==> flow/design.v <==
`timescale 1ns/1ps
module base2_alu #(
  parameter LAT_BIN = 1,   
  parameter LAT_DEC = 8,   
  parameter LAT_DUO = 6    
)(
  input  wire        clk,
  input  wire        rst,
  input  wire        start,
  input  wire [3:0]  opcode,
  input  wire [15:0] a,
  input  wire [15:0] b,
  output reg         busy,
  output reg         done,
  output reg  [31:0] result
);
  reg [7:0] countdown;
  wire [7:0] lat_sel =
      (opcode <= 4'd2) ? LAT_BIN :
      ((opcode <= 4'd5) ? LAT_DEC : LAT_DUO);
  wire [31:0] res_bin =
      (opcode==4'd0)   ? (a + b) :
      (opcode==4'd1)   ? (a - b) :
      (opcode==4'd2)   ? (a * b) :
      (opcode==4'd3)   ? (a + b) :
      (opcode==4'd4)   ? (a - b) :
      (opcode==4'd5) ? (a * 16'd10) :
      (opcode==4'd6) ? (a + b) :
      (opcode==4'd7) ? (a - b) :
      (opcode==4'd8)  ? (a * 16'd3) : 32'd0;
  always @(posedge clk) begin
    if (rst) begin
      busy <= 1'b0; done <= 1'b0; countdown <= 8'd0; result <= 32'd0;
    end else begin
      done <= 1'b0;
      if (start && !busy) begin
        busy      <= 1'b1;
        countdown <= (lat_sel==0) ? 1 : lat_sel;
      end else if (busy) begin
        if (countdown > 8'd1) begin
          countdown <= countdown - 8'd1;
        end else begin
          busy   <= 1'b0;
          done   <= 1'b1;
          result <= res_bin;
        end
      end
    end
  end
endmodule
`timescale 1ns/1ps
module base10_alu #(
  parameter LAT_DEC = 1,   
  parameter LAT_BIN = 6,   
  parameter LAT_DUO = 6    
)(
  input  wire        clk,
  input  wire        rst,
  input  wire        start,
  input  wire [3:0]  opcode,
  input  wire [15:0] a,
  input  wire [15:0] b,
  output reg         busy,
  output reg         done,
  output reg  [31:0] result
);
  reg [7:0] countdown;
  wire [7:0] lat_sel =
      ((opcode>=4'd3) && (opcode<=4'd5)) ? LAT_DEC :
      ((opcode<=4'd2) ? LAT_BIN : LAT_DUO);
  wire [31:0] res_bin =
      (opcode==4'd0)   ? (a + b) :
      (opcode==4'd1)   ? (a - b) :
      (opcode==4'd2)   ? (a * b) :
      (opcode==4'd3)   ? (a + b) :
      (opcode==4'd4)   ? (a - b) :
      (opcode==4'd5) ? (a * 16'd10) :
      (opcode==4'd6) ? (a + b) :
      (opcode==4'd7) ? (a - b) :
      (opcode==4'd8)  ? (a * 16'd3) : 32'd0;
  always @(posedge clk) begin
    if (rst) begin
      busy <= 1'b0; done <= 1'b0; countdown <= 8'd0; result <= 32'd0;
    end else begin
      done <= 1'b0;
      if (start && !busy) begin
        busy      <= 1'b1;
        countdown <= (lat_sel==0) ? 1 : lat_sel;
      end else if (busy) begin
        if (countdown > 8'd1) begin
          countdown <= countdown - 8'd1;
        end else begin
          busy   <= 1'b0;
          done   <= 1'b1;
          result <= res_bin;
        end
      end
    end
  end
endmodule
`timescale 1ns/1ps
module base12_alu #(
  parameter LAT_DUO = 1,   
  parameter LAT_BIN = 6,   
  parameter LAT_DEC = 8    
)(
  input  wire        clk,
  input  wire        rst,
  input  wire        start,
  input  wire [3:0]  opcode,
  input  wire [15:0] a,
  input  wire [15:0] b,
  output reg         busy,
  output reg         done,
  output reg  [31:0] result
);
  reg [7:0] countdown;
  wire [7:0] lat_sel =
      ((opcode>=4'd6) && (opcode<=4'd8)) ? LAT_DUO :
      ((opcode<=4'd2) ? LAT_BIN : LAT_DEC);
  wire [31:0] res_bin =
      (opcode==4'd0)   ? (a + b) :
      (opcode==4'd1)   ? (a - b) :
      (opcode==4'd2)   ? (a * b) :
      (opcode==4'd3)   ? (a + b) :
      (opcode==4'd4)   ? (a - b) :
      (opcode==4'd5) ? (a * 16'd10) :
      (opcode==4'd6) ? (a + b) :
      (opcode==4'd7) ? (a - b) :
      (opcode==4'd8)  ? (a * 16'd3) : 32'd0;
  always @(posedge clk) begin
    if (rst) begin
      busy <= 1'b0; done <= 1'b0; countdown <= 8'd0; result <= 32'd0;
    end else begin
      done <= 1'b0;
      if (start && !busy) begin
        busy      <= 1'b1;
        countdown <= (lat_sel==0) ? 1 : lat_sel;
      end else if (busy) begin
        if (countdown > 8'd1) begin
          countdown <= countdown - 8'd1;
        end else begin
          busy   <= 1'b0;
          done   <= 1'b1;
          result <= res_bin;
        end
      end
    end
  end
endmodule
`timescale 1ns/1ps
module router_extended #(
  parameter B2_LAT_BIN  = 1, B2_LAT_DEC  = 8, B2_LAT_DUO  = 6,
  parameter B10_LAT_DEC = 1, B10_LAT_BIN = 6, B10_LAT_DUO = 6,
  parameter B12_LAT_DUO = 1, B12_LAT_BIN = 6, B12_LAT_DEC = 8
)(
  input  wire        clk,
  input  wire        rst,
  input  wire        start,
  input  wire [2:0]  cond_sel,
  input  wire [3:0]  opcode,
  input  wire [15:0] op_a,
  input  wire [15:0] op_b,
  output reg         busy,
  output reg         done,
  output reg  [31:0] result
);
  localparam [1:0] ROUTE_SENTINEL = 2'd3;
  wire [1:0] forced_target = (cond_sel <= 3'd2) ? cond_sel[1:0] : ROUTE_SENTINEL;
  wire [1:0] full_router_target =
      (opcode <= 4'd2)   ? 2'd0 :
      (opcode <= 4'd5) ? 2'd1 :
                                  2'd2;
  localparam [1:0] DUO_FALLBACK_TARGET = (B10_LAT_DUO <= B2_LAT_DUO) ? 2'd1 : 2'd0;
  wire [1:0] router_210_target =
      (opcode <= 4'd2)   ? 2'd0 :
      (opcode <= 4'd5) ? 2'd1 :
                                  DUO_FALLBACK_TARGET;
  wire [1:0] routed_target =
      (forced_target != ROUTE_SENTINEL) ? forced_target :
      (cond_sel == 3'd3) ? full_router_target :
      (cond_sel == 3'd4) ? router_210_target :
                           full_router_target;  
  reg  start_b2, start_b10, start_b12;
  wire busy_b2, done_b2;   wire [31:0] res_b2;
  wire busy_b10, done_b10; wire [31:0] res_b10;
  wire busy_b12, done_b12; wire [31:0] res_b12;
  base2_alu #(.LAT_BIN(B2_LAT_BIN), .LAT_DEC(B2_LAT_DEC), .LAT_DUO(B2_LAT_DUO)) u_b2(
    .clk(clk), .rst(rst), .start(start_b2), .opcode(opcode), .a(op_a), .b(op_b),
    .busy(busy_b2), .done(done_b2), .result(res_b2)
  );
  base10_alu #(.LAT_DEC(B10_LAT_DEC), .LAT_BIN(B10_LAT_BIN), .LAT_DUO(B10_LAT_DUO)) u_b10(
    .clk(clk), .rst(rst), .start(start_b10), .opcode(opcode), .a(op_a), .b(op_b),
    .busy(busy_b10), .done(done_b10), .result(res_b10)
  );
  base12_alu #(.LAT_DUO(B12_LAT_DUO), .LAT_BIN(B12_LAT_BIN), .LAT_DEC(B12_LAT_DEC)) u_b12(
    .clk(clk), .rst(rst), .start(start_b12), .opcode(opcode), .a(op_a), .b(op_b),
    .busy(busy_b12), .done(done_b12), .result(res_b12)
  );
  localparam S_IDLE=0, S_WAIT=1;
  reg [0:0] st;
  always @(posedge clk) begin
    if (rst) begin
      st <= S_IDLE; busy <= 1'b0; done <= 1'b0;
      start_b2 <= 1'b0; start_b10 <= 1'b0; start_b12 <= 1'b0;
      result <= 32'd0;
    end else begin
      done <= 1'b0;
      start_b2 <= 1'b0; start_b10 <= 1'b0; start_b12 <= 1'b0;
      case (st)
        S_IDLE: begin
          if (start) begin
            busy <= 1'b1;
            if (routed_target==2'd0) start_b2  <= 1'b1;
            if (routed_target==2'd1) start_b10 <= 1'b1;
            if (routed_target==2'd2) start_b12 <= 1'b1;
            st <= S_WAIT;
          end
        end
        S_WAIT: begin
          if ( (routed_target==2'd0 && done_b2) ||
               (routed_target==2'd1 && done_b10) ||
               (routed_target==2'd2 && done_b12) ) begin
            result <= (routed_target==2'd0) ? res_b2 :
                      (routed_target==2'd1) ? res_b10 :
                                              res_b12;
            done   <= 1'b1;
            busy   <= 1'b0;
            st     <= S_IDLE;
          end
        end
      endcase
    end
  end
endmodule
# Step by step through the tools: router_extended
# Tool output for the design above before and after an edit, in the order of the flow.
# "before" refers to lines of the RTL above, "after" to lines of the edited file.
# "diff": "after" minus "before" as printed here. "change_rel_pct": 100 x difference / "before".
# Operators carry their Yosys type and port widths (W data, S select, Z words).
# Library cell names are shortened.
setup:
  top: "router_extended"
  clk_port: "clk"
  lib: "sky130hd"
  corner: "tt_025C_1v80"

# Diff
# Unified diff, file above to edited file.
# The edited RTL no longer does the same as the RTL above: the edit was made by script, with no optimisation intended.
# begin of diff
@@ -153,5 +153,5 @@
   parameter B2_LAT_BIN  = 1, B2_LAT_DEC  = 8, B2_LAT_DUO  = 6,
   parameter B10_LAT_DEC = 1, B10_LAT_BIN = 6, B10_LAT_DUO = 6,
-  parameter B12_LAT_DUO = 1, B12_LAT_BIN = 6, B12_LAT_DEC = 8
+  parameter B12_LAT_DUO = 1, B12_LAT_BIN = 6, B12_LAT_DEC = 6
 )(
   input  wire        clk,
# end of diff

# After elaboration
# Counts by Yosys on the flattened word-level netlist (proc, flatten, opt, wreduce; memories kept). Register bits leave out memories and registers merged into their read ports (data or address). Print and check cells are left out. Cells with the same type and inputs are merged into one.
word_totals:
  columns: ["element", "before", "after", "diff", "change_rel_pct"]
  rows:
  - ["output_inout_bits", 34, 34, 0, 0.00]
  - ["register_bits", 164, 164, 0, 0.00]
  - ["inputBits", 42, 42, 0, 0.00]
op_classes:
  columns: ["element", "before", "after", "diff", "change_rel_pct"]
  rows:
  - ["n_addsub", 5, 5, 0, 0.00]
  - ["reduce_and_logical", 37, 37, 0, 0.00]
  - ["muxes", 57, 56, -1, -1.75]
  - ["cmp", 9, 9, 0, 0.00]
  - ["n_eq", 15, 15, 0, 0.00]
  - ["multipliers", 3, 3, 0, 0.00]
  - ["n_logic", 11, 11, 0, 0.00]
ops:
  columns: ["operator", "before", "after", "diff", "change_rel_pct"]
  rows:
  - ["$mux W8", 14, 13, -1, -7.14]
  - ["$mux W4", 2, 1, -1, -50.00]
  - ["$mux W3", 1, 2, 1, 100.00]
# Unchanged operator kinds not shown: 39.

# Logic depth
# Yosys ltp: most cells in a row. Word level: on the elaborated netlist, between registers, memories and ports. Mapped: between sequential cells and ports; inverters and the memories' decode and read muxes count.
logic_depth:
  columns: ["element", "before", "after", "diff", "change_rel_pct"]
  rows:
  - ["depth_word", 12, 12, 0, 0.00]
  - ["abc_area", "0", "0", null, null]
  - ["depth_mapped", 25, 25, 0, 0.00]

# After synthesis
# Yosys stat after the flow's synthesis: flattened, memories mapped to cells. It holds for the ABC_AREA given above (unset counts as 0); a run with the other value may have another netlist.
synth_totals:
  columns: ["element", "before", "after", "diff", "change_rel_pct"]
  rows:
  - ["buf_cells", 122, 126, 4, 3.28]
  - ["ffs", 164, 164, 0, 0.00]
  - ["seq_area_mm2", 0.0032831, 0.0032831, 0.0000000, 0.00]
  - ["mapped_area_mm2", 0.0194474, 0.0195775, 0.0001301, 0.67]
  - ["mapped_cells", 2406, 2444, 38, 1.58]
types:
  columns: ["cell", "before", "after", "diff", "change_rel_pct"]
  rows:
  - ["nor2_1", 201, 251, 50, 24.88]
  - ["nand2_1", 312, 275, -37, -11.86]
  - ["a311oi_1", 3, 39, 36, 1200.00]
  - ["a22oi_1", 3, 38, 35, 1166.67]
  - ["mux2i_1", 44, 10, -34, -77.27]
  - ["o211ai_1", 50, 24, -26, -52.00]
  - ["a21oi_1", 165, 140, -25, -15.15]
  - ["a211oi_1", 58, 76, 18, 31.03]
  - ["nor3_1", 34, 49, 15, 44.12]
  - ["nand3_1", 19, 33, 14, 73.68]
  - ["a22o_1", 14, 0, -14, -100.00]
  - ["o21ai_0", 98, 86, -12, -12.24]
  - ["o21ai_1", 4, 15, 11, 275.00]
  - ["buf_2", 12, 21, 9, 75.00]
  - ["a21o_1", 19, 27, 8, 42.11]
  - ["or4_1", 10, 2, -8, -80.00]
  - ["nand2b_1", 22, 15, -7, -31.82]
  - ["o21a_1", 20, 13, -7, -35.00]
# Unchanged cell types not shown: 12.
# Not every row of either side is listed.
# By module: a second synthesis without flattening, with its own total; a netlist apart from the flattened one above.
hier_totals:
  columns: ["element", "before", "after", "diff", "change_rel_pct"]
  rows:
  - ["cells_unflattened", 5625, 5676, 51, 0.91]
  - ["area_unflattened_mm2", 0.045107, 0.0451583, 0.0000513, 0.11]
# Each row is one instance without its submodules.
by_module_before:
  columns: ["mod", "area_mm2", "instances", "n_cells", "seq_area_mm2"]
  rows:
  - ["base2_alu", 0.0147204, 1, 1862, 0.0008408]
  - ["base12_alu", 0.0144101, 1, 1795, 0.0008408]
  - ["base10_alu", 0.0139421, 1, 1715, 0.0008408]
  - ["router_extended", 0.0020345, 1, 253, 0.0007607]
by_module_after:
  columns: ["mod", "area_mm2", "instances", "n_cells", "seq_area_mm2"]
  rows:
  - ["base2_alu", 0.0145189, 1, 1831, 0.0008408]
  - ["base10_alu", 0.014315, 1, 1795, 0.0008408]
  - ["base12_alu", 0.01429, 1, 1797, 0.0008408]
  - ["router_extended", 0.0020345, 1, 253, 0.0007607]

# Path before layout
# Source: OpenSTA report_checks on the synthesized netlist (no wires, ideal clock, input and output delay 20% of the period each), path of least setup slack; recovery checks are left aside. Register names are those of the netlist, which keeps one name where synthesis merged equal registers.
synth_path:
  columns: ["element", "before", "after", "diff", "change_rel_pct"]
  rows:
  - ["kind", "input-to-reg", "input-to-reg", null, null]
  - ["start", "in op_b[1]", "in op_a[15]", null, null]
  - ["end", "reg u_b12.result[30]", "reg u_b10.result[24]", null, null]
  - ["clock_period_ps", 10000, 10000, 0, 0.00]
  - ["setup_ps", 70, 86, 16, null]
  - ["arrival_time_ps", 7646, 7743, 97, 1.27]
  - ["path_stages", 21, 22, 1, 4.76]
  - ["input_delay_ps", 2000, 2000, 0, 0.00]
  - ["setup_slack_ps", 2284, 2172, -112, null]
  - ["n_path_buf", 1, 2, 1, 100.00]
  - ["delay_ps", 5716, 5829, 113, 1.98]
  - ["period_less_setup_slack_ps", 7716, 7828, 112, 1.45]
# "delay_ps" = arrival - input delay + setup time.
# "path_stages" counts driving pins, that of a launching flip-flop among them; a cell with two outputs on the path counts twice.
# "period_less_setup_slack_ps" is the clock period less the worst setup slack; recovery checks do not enter. This is arithmetic on one report: input and output delays are still those of the set period (20% each).
# Between the ends stands the longest chain of elaborated cells between them, by number of cells; it is not shown to be the way that was timed. Of several equally long chains one is given.
# A line is the first line of the expression or statement that the cell stems from. Yosys adds cells for indexed reads and writes and turns some case tables into memories.
synth_via_before:
  path_cell_list: "clkbuf_1 -> nand2_1 -> fa_1 -> fa_1 -> fa_1 -> fa_1 -> inv_1 -> fa_1 -> inv_1 -> fa_1 -> inv_1 -> ha_1 -> a211oi_1 -> o21ai_0 -> a31oi_1 -> o31ai_2 -> a41oi_1 -> o21ai_0 -> and4_1 -> or3_1 -> a21oi_1"
  elab_chain_len: 9
synth_rtl_before:
  columns: ["element", "line", "text"]
  rows:
  - ["start: declaration", 163, "input  wire [15:0] op_b,"]
  - ["$sub A16 B16 Y17", 129, "(opcode==4'd7) ? (a - b) :"]
  - ["$mux W32", 129, null]
  - ["$mux W32", 128, "(opcode==4'd6) ? (a + b) :"]
  - ["$mux W32", 127, "(opcode==4'd5) ? (a * 16'd10) :"]
  - ["$mux W32", 126, "(opcode==4'd4)   ? (a - b) :"]
  - ["$mux W32", 125, "(opcode==4'd3)   ? (a + b) :"]
  - ["$mux W32", 124, "(opcode==4'd2)   ? (a * b) :"]
  - ["$mux W32", 123, "(opcode==4'd1)   ? (a - b) :"]
  - ["$mux W32", 122, "(opcode==4'd0)   ? (a + b) :"]
  - ["end: assignment", 133, "busy <= 1'b0; done <= 1'b0; countdown <= 8'd0; result <= 32'd0;"]
  - ["end: assignment", 145, "result <= res_bin;"]
  - ["end: declaration", 115, "output reg  [31:0] result"]
synth_via_after:
  path_cell_list: "clkbuf_1 -> clkbuf_1 -> nand2_1 -> fa_1 -> fa_1 -> inv_1 -> fa_1 -> fa_1 -> fa_1 -> inv_1 -> fa_1 -> inv_1 -> ha_1 -> a21o_1 -> a21o_1 -> a2111oi_0 -> nor2_1 -> o31ai_1 -> xor2_1 -> a21oi_1 -> nor2_1 -> a211oi_1"
  elab_chain_len: 9
synth_rtl_after:
  columns: ["element", "line", "text"]
  rows:
  - ["start: declaration", 162, "input  wire [15:0] op_a,"]
  - ["$sub A16 B16 Y17", 79, "(opcode==4'd7) ? (a - b) :"]
  - ["$mux W32", 79, null]
  - ["$mux W32", 78, "(opcode==4'd6) ? (a + b) :"]
  - ["$mux W32", 77, "(opcode==4'd5) ? (a * 16'd10) :"]
  - ["$mux W32", 76, "(opcode==4'd4)   ? (a - b) :"]
  - ["$mux W32", 75, "(opcode==4'd3)   ? (a + b) :"]
  - ["$mux W32", 74, "(opcode==4'd2)   ? (a * b) :"]
  - ["$mux W32", 73, "(opcode==4'd1)   ? (a - b) :"]
  - ["$mux W32", 72, "(opcode==4'd0)   ? (a + b) :"]
  - ["end: assignment", 83, "busy <= 1'b0; done <= 1'b0; countdown <= 8'd0; result <= 32'd0;"]
  - ["end: assignment", 95, "result <= res_bin;"]
  - ["end: declaration", 65, "output reg  [31:0] result"]

# Timing after layout
# From the final timing report of the runs of pair A: the path of least setup slack in the routed layout; clock arrival at registers is part of the times.
# The report prints the path's times to 10 ps; the period is as set.
layout_path:
  columns: ["element", "before", "after", "diff", "change_rel_pct"]
  rows:
  - ["kind", "input-to-reg", "input-to-reg", null, null]
  - ["start", "in op_b[3]", "in op_b[3]", null, null]
  - ["end", "reg u_b2.result[13]", "reg u_b2.result[29]", null, null]
  - ["n_path_buf", 2, 1, -1, -50.00]
  - ["setup_slack_ps", 550, 520, -30, null]
  - ["setup_ps", 140, 150, 10, null]
  - ["input_delay_ps", 1770, 1770, 0, 0.00]
  - ["clock_period_ps", 8870, 8870, 0, 0.00]
  - ["path_stages", 24, 21, -3, -12.50]
  - ["arrival_time_ps", 8610, 8620, 10, 0.12]
# Between the ends stands the longest chain of elaborated cells between them, by number of cells; it is not shown to be the way that was timed. Of several equally long chains one is given.
layout_via_before:
  path_cell_list: "clkdlybuf4s50_1 -> ha_1 -> inv_1 -> fa_1 -> fa_1 -> inv_1 -> ha_1 -> inv_1 -> fa_1 -> inv_1 -> ha_1 -> inv_1 -> fa_1 -> inv_1 -> ha_1 -> a211oi_2 -> o211ai_1 -> and2_1 -> a31oi_1 -> xor2_1 -> nor2_1 -> a2111oi_1 -> buf_4 -> a211oi_1"
  elab_chain_len: 9
layout_rtl_before:
  columns: ["element", "line", "text"]
  rows:
  - ["start: declaration", 163, "input  wire [15:0] op_b,"]
  - ["$sub A16 B16 Y17", 29, "(opcode==4'd7) ? (a - b) :"]
  - ["$mux W32", 29, null]
  - ["$mux W32", 28, "(opcode==4'd6) ? (a + b) :"]
  - ["$mux W32", 27, "(opcode==4'd5) ? (a * 16'd10) :"]
  - ["$mux W32", 26, "(opcode==4'd4)   ? (a - b) :"]
  - ["$mux W32", 25, "(opcode==4'd3)   ? (a + b) :"]
  - ["$mux W32", 24, "(opcode==4'd2)   ? (a * b) :"]
  - ["$mux W32", 23, "(opcode==4'd1)   ? (a - b) :"]
  - ["$mux W32", 22, "(opcode==4'd0)   ? (a + b) :"]
  - ["end: assignment", 33, "busy <= 1'b0; done <= 1'b0; countdown <= 8'd0; result <= 32'd0;"]
  - ["end: assignment", 45, "result <= res_bin;"]
  - ["end: declaration", 15, "output reg  [31:0] result"]
layout_via_after:
  path_cell_list: "clkdlybuf4s50_1 -> nand2_1 -> fa_1 -> fa_1 -> fa_1 -> fa_1 -> inv_1 -> fa_1 -> inv_1 -> fa_1 -> inv_1 -> ha_1 -> a21oi_1 -> o21ai_0 -> a311oi_1 -> o221ai_1 -> a311oi_1 -> o21bai_1 -> xor2_1 -> nor2_1 -> a211oi_1"
  elab_chain_len: 9
layout_rtl_after:
  columns: ["element", "line", "text"]
  rows:
  - ["start: declaration", 163, "input  wire [15:0] op_b,"]
  - ["$sub A16 B16 Y17", 29, "(opcode==4'd7) ? (a - b) :"]
  - ["$mux W32", 29, null]
  - ["$mux W32", 28, "(opcode==4'd6) ? (a + b) :"]
  - ["$mux W32", 27, "(opcode==4'd5) ? (a * 16'd10) :"]
  - ["$mux W32", 26, "(opcode==4'd4)   ? (a - b) :"]
  - ["$mux W32", 25, "(opcode==4'd3)   ? (a + b) :"]
  - ["$mux W32", 24, "(opcode==4'd2)   ? (a * b) :"]
  - ["$mux W32", 23, "(opcode==4'd1)   ? (a - b) :"]
  - ["$mux W32", 22, "(opcode==4'd0)   ? (a + b) :"]
  - ["end: assignment", 33, "busy <= 1'b0; done <= 1'b0; countdown <= 8'd0; result <= 32'd0;"]
  - ["end: assignment", 45, "result <= res_bin;"]
  - ["end: declaration", 15, "output reg  [31:0] result"]

# Layout results
# Runs of the flow (Yosys, OpenROAD) on both versions; the two runs of a pair have the same settings. The constraints put input and output delay at 20% of the set period each and load the outputs with 0.01 pF.
settings_pair_A:
  period_ns: 8.87
  CAP_MARGIN: 20
  CORE_MARGIN: 2
  CORE_UTILIZATION: 40
  SLEW_MARGIN: 20
measured_pair_A:
  columns: ["element", "before", "after", "diff", "change_rel_pct"]
  rows:
  - ["layout_stdcell_area_mm2", 0.0216182, 0.0217934, 0.0001752, 0.81]
  - ["holdWs_ps", 453, 458, 5, null]
  - ["total_power_mw", 6.239, 6.783, 0.544, 8.72]
  - ["synth_chip_area_mm2", 0.0194474, 0.0195775, 0.0001301, 0.67]
  - ["util_frac", 0.452, 0.448, -0.004, null]
  - ["period_less_ws_ps", 8321, 8348, 27, 0.32]
  - ["timing.setup.ws_ps", 549, 522, -27, null]
  - ["design_die_area_mm2", 0.050398, 0.0507286, 0.0003306, 0.66]
  - ["setup_tns_ps", 0, 0, 0, null]
settings_pair_B:
  CELL_PAD_IN_SITES_GLOBAL_PLACEMENT: 1
  CORE_MARGIN: 7
  CORE_UTILIZATION: 22
  GPL_TIMING_DRIVEN: 0
  SLEW_MARGIN: 25
  period_ns: 12.7
  CAP_MARGIN: 20
measured_pair_B:
  columns: ["element", "before", "after", "diff", "change_rel_pct"]
  rows:
  - ["layout_stdcell_area_mm2", 0.0222914, 0.0223552, 0.0000638, 0.29]
  - ["holdWs_ps", 454, 453, -1, null]
  - ["total_power_mw", 4.591, 4.654, 0.063, 1.37]
  - ["synth_chip_area_mm2", 0.0194474, 0.0195775, 0.0001301, 0.67]
  - ["util_frac", 0.256, 0.253, -0.003, null]
  - ["period_less_ws_ps", 10282, 10440, 158, 1.54]
  - ["timing.setup.ws_ps", 2417, 2260, -157, null]
  - ["design_die_area_mm2", 0.096917, 0.0975375, 0.0006205, 0.64]
  - ["setup_tns_ps", 0, 0, 0, null]
# By "period_less_ws_ps" is meant the clock period of the run minus its worst setup slack. This is arithmetic on one report: input and output delays are still those of the set period (20% each).
# "total_power_mw": no workload was simulated; the value follows from the tool's default switching activity.
